==> flow/design.v <==
module ALU (a,b,ctrl,res,R15,res_we,R15_we);
	input signed [15:0] a,b;
	input [3:0] ctrl;
	output reg signed [15:0] res;
	output reg signed [15:0] R15;
	output reg res_we, R15_we;
	always@(*)begin
		res = 16'sd0;
		R15 = 16'sd0;
		res_we = 1'b1;
		R15_we = 1'b0;
		case(ctrl)
			3'b000: begin
						res = a + b;
					end
			3'b001: begin
						res = a - b;
					end
			3'b010: begin
						{R15,res} = a * b;
						R15_we = 1'b1;
					end
			3'b011: begin
						R15_we = 1'b1;
						if (b == 16'sd0) begin
							res = -16'sd1;
							R15 = a;
						end
						else begin
							res = a / b;
							R15 = a % b;
						end
					end
			3'b100: begin
						res = a & b;
					end
			3'b101: begin
						res = a | b;
					end
			default: begin
						res_we = 1'b0;
					end
		endcase
	end
endmodule
module alu16(clk, rst, a, b, ctrl, res, R15);
	input clk, rst;
	input [15:0] a, b;
	input [3:0] ctrl;
	output reg [15:0] res;
	output reg [15:0] R15;
	wire [15:0] alu_res, alu_R15;
	wire res_we, R15_we;
	ALU u_alu(.a(a), .b(b), .ctrl(ctrl), .res(alu_res), .R15(alu_R15), .res_we(res_we), .R15_we(R15_we));
	always @(posedge clk, negedge rst) begin
		if (~rst) begin
			res <= 16'h0000;
			R15 <= 16'h0000;
		end
		else begin
			if (res_we)
				res <= alu_res;
			if (R15_we)
				R15 <= alu_R15;
		end
	end
endmodule
# [Tool chain data of alu16]
# Tool output for the design above before and after an edit, in the order of the flow.
# Lines under "orig" count in the file above, lines under "edited" in the edited file.
# "delta" is "edited" less "orig", of the values as shown; "change_rel_pct" is that difference over "orig", in percent.
# Operators carry their Yosys type and port widths (W data, S select, Z words).
# Cell names lack the library's common part.
# Not given: -
[setup] design="alu16" clock="clk" library="sky130hd" lib_corner="tt_025C_1v80"

# [Edit of the RTL]
# The edit as a unified diff against the file above.
# The edited RTL no longer does the same as the RTL above: the edit was made by script, with no optimisation intended.
# begin of diff
@@ -44,10 +44,12 @@
 	end
 endmodule
-module alu16(clk, rst, a, b, ctrl, res, R15);
+module alu16(clk, rst, a_in, b, ctrl, res, R15);
 	input clk, rst;
-	input [15:0] a, b;
+	input [15:0] a_in, b;
 	input [3:0] ctrl;
 	output reg [15:0] res;
 	output reg [15:0] R15;
+	reg [15:0] a;
+	always @(posedge clk) a <= a_in;
 	wire [15:0] alu_res, alu_R15;
 	wire res_we, R15_we;
# end of diff

# [Word-level counts]
# Source: Yosys, flattened and elaborated, memories not mapped. Widths are those after wreduce; folded enables and synchronous resets count as part of the registers. Registers that Yosys merges into a memory's read port (data or address) are not register bits. Print and check cells do not count. Equal cells are merged and count once.
[bits] element="elab_cells" orig=24 edited=25 delta=1 change_rel_pct=4.17
[bits] element="ff_bits" orig=32 edited=48 delta=16 change_rel_pct=50.00
[bits] element="output_inout_bits" orig=32 edited=32 delta=0 change_rel_pct=0.00
[bits] element="inputBits" orig=38 edited=38 delta=0 change_rel_pct=0.00
[op_classes] element="reduce_and_logical" orig=4 edited=4 delta=0 change_rel_pct=0.00
[op_classes] element="n_div" orig=2 edited=2 delta=0 change_rel_pct=0.00
[op_classes] element="n_mux" orig=6 edited=6 delta=0 change_rel_pct=0.00
[op_classes] element="equal" orig=5 edited=5 delta=0 change_rel_pct=0.00
[op_classes] element="add_sub_neg" orig=2 edited=2 delta=0 change_rel_pct=0.00
[op_classes] element="multipliers" orig=1 edited=1 delta=0 change_rel_pct=0.00
[op_classes] element="n_logic" orig=2 edited=2 delta=0 change_rel_pct=0.00
# Unchanged operator kinds not shown: 18.

# [Longest topological paths]
# Longest topological path by Yosys (ltp), each cell counted once; first at word level (registers and memories cut), then after technology mapping (sequential cells cut; the memories' decode and read muxes count).
[depth] element="word_depth" orig=3 edited=3 delta=0 change_rel_pct=0.00
[depth] element="ABC_AREA" orig="0" edited="0"
[depth] element="ltp_mapped" orig=160 edited=161 delta=1 change_rel_pct=0.62
[depth] element="mapped_depth_nobuf" orig=146 edited=144 delta=-2 change_rel_pct=-1.37

# [Mapped cells and area]
# Yosys stat after the flow's synthesis: flattened, memories mapped to cells. It holds for the ABC_AREA given above (unset counts as 0); a run with the other value may have another netlist.
[synth_totals] element="n_buf" orig=127 edited=134 delta=7 change_rel_pct=5.51
[synth_totals] element="cells" orig=2892 edited=2948 delta=56 change_rel_pct=1.94
[synth_totals] element="ff_cells" orig=32 edited=48 delta=16 change_rel_pct=50.00
[synth_totals] element="mapped_area_um2" orig=22454.0 edited=22733.1 delta=279.1 change_rel_pct=1.24
[by_type] type="o21ai_0" orig=150 edited=180 delta=30 change_rel_pct=20.00
[by_type] type="nand2_1" orig=304 edited=329 delta=25 change_rel_pct=8.22
[by_type] type="nor2_1" orig=234 edited=215 delta=-19 change_rel_pct=-8.12
[by_type] type="clkbuf_1" orig=97 edited=114 delta=17 change_rel_pct=17.53
[by_type] type="a21oi_1" orig=151 edited=167 delta=16 change_rel_pct=10.60
[by_type] type="a31oi_1" orig=42 edited=26 delta=-16 change_rel_pct=-38.10
[by_type] type="dfxtp_1" orig=0 edited=16 delta=16
[by_type] type="a21boi_0" orig=22 edited=10 delta=-12 change_rel_pct=-54.55
[by_type] type="xnor2_1" orig=108 edited=97 delta=-11 change_rel_pct=-10.19
[by_type] type="nor2b_1" orig=23 edited=31 delta=8 change_rel_pct=34.78
[by_type] type="or3_1" orig=23 edited=31 delta=8 change_rel_pct=34.78
[by_type] type="mux2i_1" orig=21 edited=29 delta=8 change_rel_pct=38.10
[by_type] type="mux2_2" orig=18 edited=10 delta=-8 change_rel_pct=-44.44
[by_type] type="nand3_1" orig=42 edited=49 delta=7 change_rel_pct=16.67
[by_type] type="nand4_1" orig=26 edited=19 delta=-7 change_rel_pct=-26.92
[by_type] type="a32oi_1" orig=10 edited=3 delta=-7 change_rel_pct=-70.00
[by_type] type="o22ai_1" orig=8 edited=15 delta=7 change_rel_pct=87.50
[by_type] type="buf_2" orig=11 edited=5 delta=-6 change_rel_pct=-54.55
# Unchanged cell types not shown: 14.
# The list need not be complete.
# The figures by module come from a second, unflattened synthesis with its own total; it is not the netlist above.
[unflattened] element="cells_unflattened" orig=2883 edited=2861 delta=-22 change_rel_pct=-0.76
[unflattened] element="area_unflattened_um2" orig=22749.3 edited=22554.1 delta=-195.2 change_rel_pct=-0.86
# Each row is one instance without its submodules.
[by_module_orig] module="ALU" seq_area_um2=0.0 mod_area_um2=21450.6 n_inst=1 n_cells=2815
[by_module_orig] module="alu16" seq_area_um2=800.8 mod_area_um2=1298.7 n_inst=1 n_cells=68
[by_module_edited] module="ALU" seq_area_um2=0.0 mod_area_um2=20935.1 n_inst=1 n_cells=2777
[by_module_edited] module="alu16" seq_area_um2=1121.1 mod_area_um2=1619.1 n_inst=1 n_cells=84

# [Path before layout]
# Path of least setup slack by OpenSTA after synthesis, without wires, with an ideal clock, recovery checks aside; 20% of the period is set as input and as output delay. Where synthesis merged equal registers, the netlist keeps one of their names.
[synth_timing] element="path_type" orig="input -> register" edited="input -> register"
[synth_timing] element="start" orig="input b[0]" edited="input b[0]"
[synth_timing] element="end" orig="register R15[14]" edited="register R15[15]"
[synth_timing] element="tclk_ns" orig=40.0 edited=40.0 delta=0.0 change_rel_pct=0.00
[synth_timing] element="arrival_ns" orig=40.003 edited=40.518 delta=0.515 change_rel_pct=1.29
[synth_timing] element="setup_slack_ns" orig=-0.136 edited=-0.639 delta=-0.503
[synth_timing] element="setup_time_ns" orig=0.133 edited=0.121 delta=-0.012
[synth_timing] element="t_required_ns" orig=39.867 edited=39.879 delta=0.012 change_rel_pct=0.03
[synth_timing] element="delay_ns" orig=32.136 edited=32.639 delta=0.503 change_rel_pct=1.57
[synth_timing] element="in_delay_ns" orig=8.000 edited=8.000 delta=0.000 change_rel_pct=0.00
[synth_timing] element="driving_pins" orig=148 edited=145 delta=-3 change_rel_pct=-2.03
[synth_timing] element="period_less_setup_slack_ns" orig=40.136 edited=40.639 delta=0.503 change_rel_pct=1.25
# "delay_ns" is the arrival time less input delay plus setup time.
# "driving_pins" counts driving pins, that of a launching flip-flop among them; a cell with two outputs on the path counts twice.
# "period_less_setup_slack_ns" = period - worst setup slack (recovery checks aside). The figure is calculated, with input and output delays left at 20% of the set period.
# Between the ends stands the longest chain of elaborated cells between them, by number of cells; it is not shown to be the way that was timed. Of several equally long chains one is given.
# A line is the first line of the expression or statement that the cell stems from. Yosys adds cells for indexed reads and writes and turns some case tables into memories.
[synth_between_orig] path_cell_list="clkbuf_1 clkbuf_1 inv_1 ha_1 nor4b_4 a41oi_2 mux2i_4 a2111oi_4 buf_2 nand2_1 or2_2 nand2_1 o21ai_0 ha_1 o21a_1 nor2_1 or2_2 nor4_4 [112 not listed] ha_1 and2_1 a31oi_1 a311oi_1 o21ai_0 a21oi_1 clkbuf_1 clkbuf_1 nor2_1 a21oi_1 ha_1 nor3b_1 nor4b_2 nand3_1 or3_1 nor3_2 mux2i_1 o31ai_2" elab_chain_cells=3 cells_between=5 cone_lines=4 classes_between="1 x mul; 1 x div; 2 x mux; 1 x reduce/logical"
[synth_lines_orig] element="start, declared" line=48 source="input [15:0] a, b;"
[synth_lines_orig] element="$mod A16 B16 Y16" line=31 source="R15 = a % b;"
[synth_lines_orig] element="$mux W16" line=25 source="if (b == 16'sd0) begin"
[synth_lines_orig] element="$pmux W16 S2" line=12 source="case(ctrl)"
[synth_lines_orig] element="end, assigned" line=58 source="R15 <= 16'h0000;"
[synth_lines_orig] element="end, assigned" line=64 source="R15 <= alu_R15;"
[synth_lines_orig] element="end, declared" line=51 source="output reg [15:0] R15;"
[synth_between_edited] path_cell_list="clkbuf_1 clkbuf_1 inv_1 ha_1 buf_2 or4b_4 buf_6 o41ai_4 xor2_2 nand3_2 or3_1 nor2_1 a21oi_1 a21oi_1 ha_1 o21a_1 o21ai_0 nor2_1 [109 not listed] clkbuf_1 buf_1 a21o_1 ha_1 nor2b_1 o31a_1 o41ai_1 o2111ai_1 a21o_1 inv_1 clkbuf_1 nor2_1 a221oi_1 or4b_4 or4b_1 mux2i_1 o21ai_1 a22o_1" elab_chain_cells=3 cells_between=5 cone_lines=4 classes_between="1 x mul; 1 x div; 2 x mux; 1 x reduce/logical"
[synth_lines_edited] element="start, declared" line=48 source="input [15:0] a_in, b;"
[synth_lines_edited] element="$mod A16 B16 Y16" line=31 source="R15 = a % b;"
[synth_lines_edited] element="$mux W16" line=25 source="if (b == 16'sd0) begin"
[synth_lines_edited] element="$pmux W16 S2" line=12 source="case(ctrl)"
[synth_lines_edited] element="end, assigned" line=60 source="R15 <= 16'h0000;"
[synth_lines_edited] element="end, assigned" line=66 source="R15 <= alu_R15;"
[synth_lines_edited] element="end, declared" line=51 source="output reg [15:0] R15;"

# [Timing after layout]
# From the final timing report of each run of set A: the path of least setup slack in the routed layout; clock arrival at registers is part of the times.
[layout_timing] element="path_type" orig="input -> register" edited="input -> register"
[layout_timing] element="start" orig="input b[10]" edited="input b[0]"
[layout_timing] element="end" orig="register R15[14]" edited="register R15[15]"
[layout_timing] element="setup_slack_ns" orig=1.82 edited=1.98 delta=0.16
[layout_timing] element="driving_pins" orig=143 edited=144 delta=1 change_rel_pct=0.70
[layout_timing] element="arrival_ns" orig=38.34 edited=38.21 delta=-0.13 change_rel_pct=-0.34
[layout_timing] element="setup_time_ns" orig=0.14 edited=0.11 delta=-0.03
[layout_timing] element="t_required_ns" orig=40.16 edited=40.20 delta=0.04 change_rel_pct=0.10
[layout_timing] element="tclk_ns" orig=40.0 edited=40.0 delta=0.0 change_rel_pct=0.00
[layout_timing] element="in_delay_ns" orig=8.00 edited=8.00 delta=0.00 change_rel_pct=0.00
# Between the ends stands the longest chain of elaborated cells between them, by number of cells; it is not shown to be the way that was timed. Of several equally long chains one is given.
[layout_between_orig] path_cell_list="clkdlybuf4s50_1 buf_4 nor4_2 a41oi_4 mux2i_4 a2111oi_4 nand2_1 or2_2 nand2_1 o21ai_0 ha_1 o21a_1 nor2_1 or2_2 nor4_4 buf_4 mux2_2 ha_1 [107 not listed] nand2_1 a21oi_2 ha_4 and2_1 a31oi_2 nand2_1 o21ai_2 a21oi_4 buf_12 a311oi_2 a21oi_1 a311o_2 nor4b_4 nand3_1 or3_4 nor3_4 mux2i_2 o31ai_2" elab_chain_cells=3 cells_between=5 cone_lines=4 classes_between="1 x mul; 1 x div; 2 x mux; 1 x reduce/logical"
[layout_lines_orig] element="start, declared" line=48 source="input [15:0] a, b;"
[layout_lines_orig] element="$mod A16 B16 Y16" line=31 source="R15 = a % b;"
[layout_lines_orig] element="$mux W16" line=25 source="if (b == 16'sd0) begin"
[layout_lines_orig] element="$pmux W16 S2" line=12 source="case(ctrl)"
[layout_lines_orig] element="end, assigned" line=58 source="R15 <= 16'h0000;"
[layout_lines_orig] element="end, assigned" line=64 source="R15 <= alu_R15;"
[layout_lines_orig] element="end, declared" line=51 source="output reg [15:0] R15;"
[layout_between_edited] path_cell_list="dlymetal6s2s_1 clkinvlp_4 ha_1 or4b_4 o41ai_4 xor2_2 nand3_2 or3_4 nor2_4 a21oi_1 a21oi_2 ha_2 o21a_1 o21ai_2 o31ai_2 and2_1 ha_1 o21a_1 [108 not listed] a21o_1 ha_1 nor2b_1 o31a_1 o41ai_4 o2111ai_1 a21o_1 buf_6 clkinvlp_4 nor3_1 a221o_1 nor2_2 nand4_1 or4b_4 or4b_1 mux2i_1 o21ai_1 a22o_1" elab_chain_cells=3 cells_between=5 cone_lines=4 classes_between="1 x mul; 1 x div; 2 x mux; 1 x reduce/logical"
[layout_lines_edited] element="start, declared" line=48 source="input [15:0] a_in, b;"
[layout_lines_edited] element="$mod A16 B16 Y16" line=31 source="R15 = a % b;"
[layout_lines_edited] element="$mux W16" line=25 source="if (b == 16'sd0) begin"
[layout_lines_edited] element="$pmux W16 S2" line=12 source="case(ctrl)"
[layout_lines_edited] element="end, assigned" line=60 source="R15 <= 16'h0000;"
[layout_lines_edited] element="end, assigned" line=66 source="R15 <= alu_R15;"
[layout_lines_edited] element="end, declared" line=51 source="output reg [15:0] R15;"

# [Flow runs]
# Runs of the flow (Yosys, OpenROAD) on both versions; the two runs of a pair have the same settings. The constraints put input and output delay at 20% of the set period each and load the outputs with 0.01 pF.
[settings_set_A] CORE_UTILIZATION=40 SETUP_SLACK_MARGIN=1.0 period_ns=40.0 CAP_MARGIN=20 CORE_MARGIN=2 SLEW_MARGIN=20
[measured_set_A] element="ws_setup_ns" orig=1.823 edited=1.983 delta=0.160
[measured_set_A] element="final_stdcell_area_um2" orig=26833.2 edited=26248.9 delta=-584.3 change_rel_pct=-2.18
[measured_set_A] element="design.die.area_um2" orig=58047.3 edited=58755.3 delta=708.0 change_rel_pct=1.22
[measured_set_A] element="post_synth_area_um2" orig=22454.0 edited=22733.1 delta=279.1 change_rel_pct=1.24
[measured_set_A] element="holdWs_ns" orig=0.498 edited=0.496 delta=-0.002
[measured_set_A] element="total_negative_slack_ns" orig=0.000 edited=0.000 delta=0.000
[settings_set_B] CELL_PAD_IN_SITES_DETAIL_PLACEMENT=2 CELL_PAD_IN_SITES_GLOBAL_PLACEMENT=3 CORE_MARGIN=3 CORE_UTILIZATION=31 CTS_CLUSTER_DIAMETER=359 GPL_ROUTABILITY_DRIVEN=0 MAX_ROUTING_LAYER="met4" MIN_ROUTING_LAYER="met1" PLACE_DENSITY=0.76 TNS_END_PERCENT=50 period_ns=31.6 CAP_MARGIN=20 SLEW_MARGIN=20
[measured_set_B] element="ws_setup_ns" orig=-12.925
[measured_set_B] element="final_stdcell_area_um2" orig=34405.5
[measured_set_B] element="design.die.area_um2" orig=75696.5
[measured_set_B] element="post_synth_area_um2" orig=22454.0
[measured_set_B] element="holdWs_ns" orig=0.621
[measured_set_B] element="total_negative_slack_ns" orig=-371.988
# set B, edited: not finished: routing ended with error ODB-0269.
